==> flow/design.v <==
module decode(
	clk		,
	rst_n		,
	data_in	,
	data_out	
	);
	input clk;
	input rst_n;
	input [1:0] data_in;	 
	output reg data_out;
	wire [1:0] dis_00,dis_01,dis_10,dis_11;
	wire [31:0] add_1,add_2,add_3,add_4,add_5,add_6,add_7,add_8;
	reg [9:0]	path_s0,path_s1,path_s2,path_s3;   
	reg [31:0]	dis_s0,dis_s1,dis_s2,dis_s3;
	reg [19:0]count_clear;
	assign dis_00=data_in[1]+data_in[0];
	assign dis_01=data_in[1]+(data_in[0]^1'b1);
	assign dis_10=(data_in[1]^1'b1)+data_in[0];
	assign dis_11=(data_in[1]^1'b1)+(data_in[0]^1'b1);
	always @(posedge clk or negedge rst_n)
		if (rst_n==1'b0)
			count_clear<=20'b0;
		else if (count_clear>=20'd50000)
			count_clear<=20'b0;
		else
			count_clear<=count_clear+1'b1;
	assign add_1=dis_00+dis_s0;  
	assign add_2=dis_11+dis_s2;
	always @(posedge clk or negedge rst_n)
	begin
		if (rst_n==1'b0) 
			begin
				path_s0=10'b0;
				dis_s0=32'b0;
			end
		else if (count_clear==20'd50000)
			begin
				path_s0=10'b0;
				dis_s0=32'b0;
			end
		else if (add_1<=add_2)
			begin
				path_s0<={path_s0[8:0],1'b0};
				dis_s0<=add_1;
			end
		else 
			begin
				path_s0<={path_s2[8:0],1'b0};
				dis_s0<=add_2;
			end
	end
	assign add_3=dis_11+dis_s0;
	assign add_4=dis_00+dis_s2;
	always @(posedge clk or negedge rst_n)
	begin
		if (rst_n==1'b0) 
			begin
				path_s1=10'b0;
				dis_s1=32'b0;
			end
		else if (count_clear==20'd50000)
			begin
				path_s1=10'b0;
				dis_s1=32'b0;
			end
		else if (add_3<=add_4)
			begin
				path_s1<={path_s0[8:0],1'b1};
				dis_s1<=add_3;
			end
		else 
			begin
				path_s1<={path_s2[8:0],1'b1};
				dis_s1<=add_4;
			end
	end
	assign add_5=dis_01+dis_s1;
	assign add_6=dis_10+dis_s3;
	always @(posedge clk or negedge rst_n)
	begin
		if (rst_n==1'b0)
			begin
				path_s2=10'b0;
				dis_s2=32'b0;
			end
		else if (count_clear==20'd50000)
			begin
				path_s2=10'b0;
				dis_s2=32'b0;
			end
		else if (add_5<=add_6)
			begin
				path_s2<={path_s1[8:0],1'b0};
				dis_s2<=add_5;
			end
		else 
			begin
				path_s2<={path_s3[8:0],1'b0};
				dis_s2<=add_6;
			end
	end
	assign add_7=dis_10+dis_s1;
	assign add_8=dis_01+dis_s3;
	always @(posedge clk or negedge rst_n)
	begin
		if (rst_n==1'b0)
			begin
				path_s3=10'b0;
				dis_s3=32'b0;
			end
		else if (count_clear==20'd50000)
			begin
				path_s3=10'b0;
				dis_s3=32'b0;
			end
		else if (add_7<add_8)
			begin
				path_s3<={path_s1[8:0],1'b1};
				dis_s3<=add_7;
			end
		else 
			begin
				path_s3<={path_s3[8:0],1'b1};
				dis_s3<=add_8;
			end
	end
	always @(*)
	begin
		if ((dis_s0<=dis_s1)&&(dis_s0<=dis_s2)&&(dis_s0<=dis_s3))
			data_out<=path_s0[9];
		else if ((dis_s1<=dis_s0)&&(dis_s1<=dis_s2)&&(dis_s1<=dis_s3))
			data_out<=path_s1[9];
		else if ((dis_s2<=dis_s0)&&(dis_s2<=dis_s1)&&(dis_s2<=dis_s3))
			data_out<=path_s2[9];
		else  data_out<=path_s3[9];
	end
endmodule
# Reports on decode

What the tools print for decode, step after step.
Line numbers count from 1 in the design file above.
The mark -- stands for no value.

Top: decode
Clock input: clk
Library: sky130hd
Corner: tt_025C_1v80

# Elaborated design

Counts by Yosys on the flattened word-level netlist (proc, flatten, opt, wreduce; memories kept). Register bits leave out memories and registers merged into their read ports (data or address); mux counts leave out enables and synchronous resets folded into registers. Print and check cells are left out. Cells with the same type and inputs are merged into one.

Register bits after elaboration: 188
Bits in writable memories: 0
Latch bits: 0
Word width x clocked read ports: 0
Output and inout port bits: 1
Bits in read-only memories: 0
Memories kept: 0
Elaborated cells: 65
Bits of input ports: 4

Add/subtract/negate cells: 13
Bitwise operators: 2
$lt $le $gt $ge: 14
Div/mod/pow operators: 0
Reduce/logical cells: 6
Mux-type cells: 20
Shifts and indexed selects: 0
Eq/ne operators: 1
$mul: 0

Operator list:

| operator                                       | count |
| less-or-equal comparator 32 bit                | 12 |
| adder 2 x 32 -> 32 bit                         | 8 |
| two-way mux 32 bit                             | 8 |
| two-way mux 10 bit                             | 8 |
| < comparator 32 bit                            | 1 |
| adder 20 x 1 -> 20 bit with constant B         | 1 |
| >= comparator 20 x 16 -> 1 bit with constant B | 1 |
| == test 20 x 16 -> 1 bit with constant B       | 1 |
| two-way mux 20 bit                             | 1 |
| adder 1 x 1 -> 2 bit                           | 4 |
| logical AND 1 bit                              | 6 |
| two-way mux 1 bit                              | 3 |
| NOT 1 bit                                      | 2 |

# Depth

Yosys ltp: most cells in a row. Word level: on the elaborated netlist, between registers, memories and ports. Mapped: between sequential cells and ports; inverters and the memories' decode and read muxes count.

Depth in word-level cells: 6
ABC_AREA: 0
Gate-level depth with buffers: 23
Mapped depth without buffers: 20

# Mapped cells and area

Source: synth_stat.txt of the flow (Yosys; design flattened, memories mapped). It holds for the ABC_AREA given above (unset counts as 0); a run with the other value may have another netlist.

Mapped cells: 2,293
Buffers: 87
Mapped flip-flops: 182
Mapped area: 19,396.1 um2
Area of sequential cells: 4,554.4 um2

Cell types:

| cell type                 | count | area in all (um2) |
| sky130_fd_sc_hd__dfrtp_1  | 182   | 4.55E+03 |
| sky130_fd_sc_hd__ha_1     | 338   | 4.23E+03 |
| sky130_fd_sc_hd__xnor2_1  | 212   | 1.86E+03 |
| sky130_fd_sc_hd__a211oi_1 | 119   | 893.357 |
| sky130_fd_sc_hd__nand2_1  | 203   | 761.981 |
| sky130_fd_sc_hd__nor3_1   | 136   | 680.653 |
| sky130_fd_sc_hd__nand4_1  | 102   | 638.112 |
| sky130_fd_sc_hd__a21oi_1  | 124   | 620.595 |
| sky130_fd_sc_hd__nor2_1   | 138   | 517.997 |
| sky130_fd_sc_hd__inv_1    | 121   | 454.186 |
| sky130_fd_sc_hd__a21o_1   | 58    | 435.418 |
| sky130_fd_sc_hd__nand3_1  | 87    | 435.418 |
| sky130_fd_sc_hd__xor2_1   | 45    | 394.128 |
| sky130_fd_sc_hd__mux2i_1  | 35    | 350.336 |
| sky130_fd_sc_hd__nor4_1   | 56    | 350.336 |
| sky130_fd_sc_hd__o21ai_0  | 49    | 245.235 |
| sky130_fd_sc_hd__clkbuf_1 | 64    | 240.23 |
| sky130_fd_sc_hd__and4_1   | 19    | 166.41 |

Not listed: further types 55, cells in them 205.

# Worst setup path after synthesis

OpenSTA on the mapped netlist: ideal clock, no wires. The path of least setup slack (recovery checks aside). Input and output delay are each 20% of the period. Register names are those of the netlist, which keeps one name where synthesis merged equal registers.

Path type: input to register
Start: input data_in[0]
End: register dis_s2[22]
Buffers on the path: 2
Path delay: 4.328 ns
Library setup time: 0.094 ns
Stages on the path: 20
Data arrival time: 5.434 ns
Period: 6.0 ns
Required time: 5.906 ns
Time at the first pin: 1.200 ns
Slack: 0.472 ns
Input delay: 1.200 ns
Synthesis period reached: 5.528 ns

"path delay" is the arrival time less input delay plus setup time.
"stages on the path": output pins that drive a net of the path, with the launching flip-flop's if there is one; two outputs of one cell count as two.
"synthesis period reached" = period - worst setup slack (recovery checks aside). The figure is calculated, with input and output delays left at 20% of the set period.
The rows between start and end are the longest chain of elaborated cells between them; the timing report does not say that the signal goes this way. Where chains are equally long, one stands for them.
A line is the first line of the expression or statement that the cell stems from. Yosys adds cells for indexed reads and writes and turns some case tables into memories.
At most two assigning lines are given for a register; there are more.

Path through: sky130_fd_sc_hd__inv_1 sky130_fd_sc_hd__ha_1 sky130_fd_sc_hd__inv_1 sky130_fd_sc_hd__ha_1 sky130_fd_sc_hd__ha_1 sky130_fd_sc_hd__a21oi_1 sky130_fd_sc_hd__or2_2 sky130_fd_sc_hd__clkbuf_1 sky130_fd_sc_hd__nor4b_1 sky130_fd_sc_hd__nand4_1 sky130_fd_sc_hd__xnor2_1 sky130_fd_sc_hd__ha_1 sky130_fd_sc_hd__nand4_1 sky130_fd_sc_hd__nor4_1 sky130_fd_sc_hd__nand3_1 sky130_fd_sc_hd__nand2_1 sky130_fd_sc_hd__o21a_1 sky130_fd_sc_hd__nand2_1 sky130_fd_sc_hd__clkbuf_1 sky130_fd_sc_hd__a211oi_1
Length of the longest elaborated chain: 6
Elaborated cells on any way between the ends: 8
RTL lines with such cells: 6
Those cells by class: 4 x add/sub; 1 x compare; 2 x mux; 1 x logic

Ends and longest elaborated chain, after synthesis:

| item                            | RTL line | text |
| start, declared                 | 9        | `input [1:0] data_in;` |
| NOT 1 bit                       | --       |  |
| adder 1 x 1 -> 2 bit            | 17       | `assign dis_01=data_in[1]+(data_in[0]^1'b1);` |
| adder 2 x 32 -> 32 bit          | 77       | `assign add_5=dis_01+dis_s1;` |
| less-or-equal comparator 32 bit | 91       | `else if (add_5<=add_6)` |
| two-way mux 32 bit              | 91       |  |
| two-way mux 32 bit              | 86       | `else if (count_clear==20'd50000)` |
| end, assigned                   | 94       | `dis_s2<=add_5;` |
| end, assigned                   | 99       | `dis_s2<=add_6;` |
| end, declared                   | 14       | `reg [31:0] dis_s0,dis_s1,dis_s2,dis_s3;` |

# Timing after layout

Path of least setup slack in the final report of stored run 1 (OpenROAD, finished layout, wires in). Where an end is a register, its clock arrival counts in the times.

Path type: input to register
Start: input data_in[0]
End: register dis_s2[15]
Period: 6.73 ns
Input delay: 1.35 ns
Time at the first pin: 1.35 ns
Library setup time: 0.05 ns
Stages on the path: 23
Slack: 1.14 ns
Data arrival time: 6.05 ns
Required time: 7.19 ns
Buffers on the path: 6

The rows between start and end are the longest chain of elaborated cells between them; the timing report does not say that the signal goes this way. Where chains are equally long, one stands for them.
At most two assigning lines are given for a register; there are more.

Path through: sky130_fd_sc_hd__dlymetal6s2s_1 sky130_fd_sc_hd__inv_1 sky130_fd_sc_hd__buf_4 sky130_fd_sc_hd__ha_1 sky130_fd_sc_hd__xor2_1 sky130_fd_sc_hd__ha_1 sky130_fd_sc_hd__a21oi_1 sky130_fd_sc_hd__nor2_1 sky130_fd_sc_hd__nand2_1 sky130_fd_sc_hd__nor2_1 sky130_fd_sc_hd__nand2_1 sky130_fd_sc_hd__xnor2_1 sky130_fd_sc_hd__ha_1 sky130_fd_sc_hd__nand4_1 sky130_fd_sc_hd__buf_4 sky130_fd_sc_hd__o21ai_0 sky130_fd_sc_hd__nand2_1 sky130_fd_sc_hd__buf_4 sky130_fd_sc_hd__o21ai_2 sky130_fd_sc_hd__buf_12 sky130_fd_sc_hd__nor3_1 sky130_fd_sc_hd__a211oi_1 sky130_fd_sc_hd__buf_4
Length of the longest elaborated chain: 6
Elaborated cells on any way between the ends: 8
RTL lines with such cells: 6
Those cells by class: 4 x add/sub; 1 x compare; 2 x mux; 1 x logic

Ends and longest elaborated chain, after layout:

| item                            | RTL line | text |
| start, declared                 | 9        | `input [1:0] data_in;` |
| NOT 1 bit                       | --       |  |
| adder 1 x 1 -> 2 bit            | 17       | `assign dis_01=data_in[1]+(data_in[0]^1'b1);` |
| adder 2 x 32 -> 32 bit          | 77       | `assign add_5=dis_01+dis_s1;` |
| less-or-equal comparator 32 bit | 91       | `else if (add_5<=add_6)` |
| two-way mux 32 bit              | 91       |  |
| two-way mux 32 bit              | 86       | `else if (count_clear==20'd50000)` |
| end, assigned                   | 94       | `dis_s2<=add_5;` |
| end, assigned                   | 99       | `dis_s2<=add_6;` |
| end, declared                   | 14       | `reg [31:0] dis_s0,dis_s1,dis_s2,dis_s3;` |

# Flow runs of decode

Record of 3 stored runs of the RTL-to-layout flow on decode, platform sky130hd. The runs are unordered. Constraints: input delay and output delay 20% of the set period each, output load 0.01 pF.
"clock period achieved": clock period set for the run, less the worst setup slack. It is reckoned from that one timing run; input and output delays stay at 20% of the period that was set.
By "worst path time" is meant the share of the clock period that the worst setup path is allowed (20% is reserved at inputs, 20% at outputs), minus its slack. Clock arrival times at its registers enter into it.
Among the settings, . means not set for that run.

| name                                  | stored run 1      | stored run 2      | stored run 3      |
| CAP_MARGIN                            | 35                | 35                | 20                |
| CELL_PAD_IN_SITES_GLOBAL_PLACEMENT    | 2                 | 1                 | 0                 |
| CORE_MARGIN                           | 6                 | 3                 | 2                 |
| CORE_UTILIZATION                      | 16                | 40                | 26                |
| CTS_CLUSTER_DIAMETER                  | 195               | 195               | 122               |
| CTS_CLUSTER_SIZE                      | 28                | 28                | .                 |
| MIN_ROUTING_LAYER                     | met2              | .                 | met1              |
| SETUP_SLACK_MARGIN                    | 0.89              | 0.89              | .                 |
| SLEW_MARGIN                           | 0                 | 15                | 15                |
| period_ns                             | 6.73              | 6.0               | 4.64              |
| HOLD_SLACK_MARGIN                     | .                 | 0.18              | .                 |
| GPL_TIMING_DRIVEN                     | .                 | .                 | 1                 |
| TNS_END_PERCENT                       | .                 | .                 | 100               |
| std-cell area (final layout) (um2)    | 23,209.8          | 23,342.4          | 27,121.0          |
| worst path time (ns)                  | 4.25              | 3.73              | 3.75              |
| kind of the worst setup path          | input to register | input to register | input to register |
| final utilization (%)                 | 19.3              | 48.8              | 36.6              |
| sum of negative setup slack (ns)      | 0.000             | 0.000             | -0.058            |
| worst setup slack after layout (ns)   | 1.139             | 1.071             | -0.036            |
| area of the synthesized netlist (um2) | 19,396.1          | 19,396.1          | 19,396.1          |
| full die area (um2)                   | 129,726.0         | 51,168.7          | 76,801.0          |
| clock period achieved (ns)            | 5.591             | 4.929             | 4.676             |
| worst-case hold slack (ns)            | 0.451             | 0.469             | 0.453             |
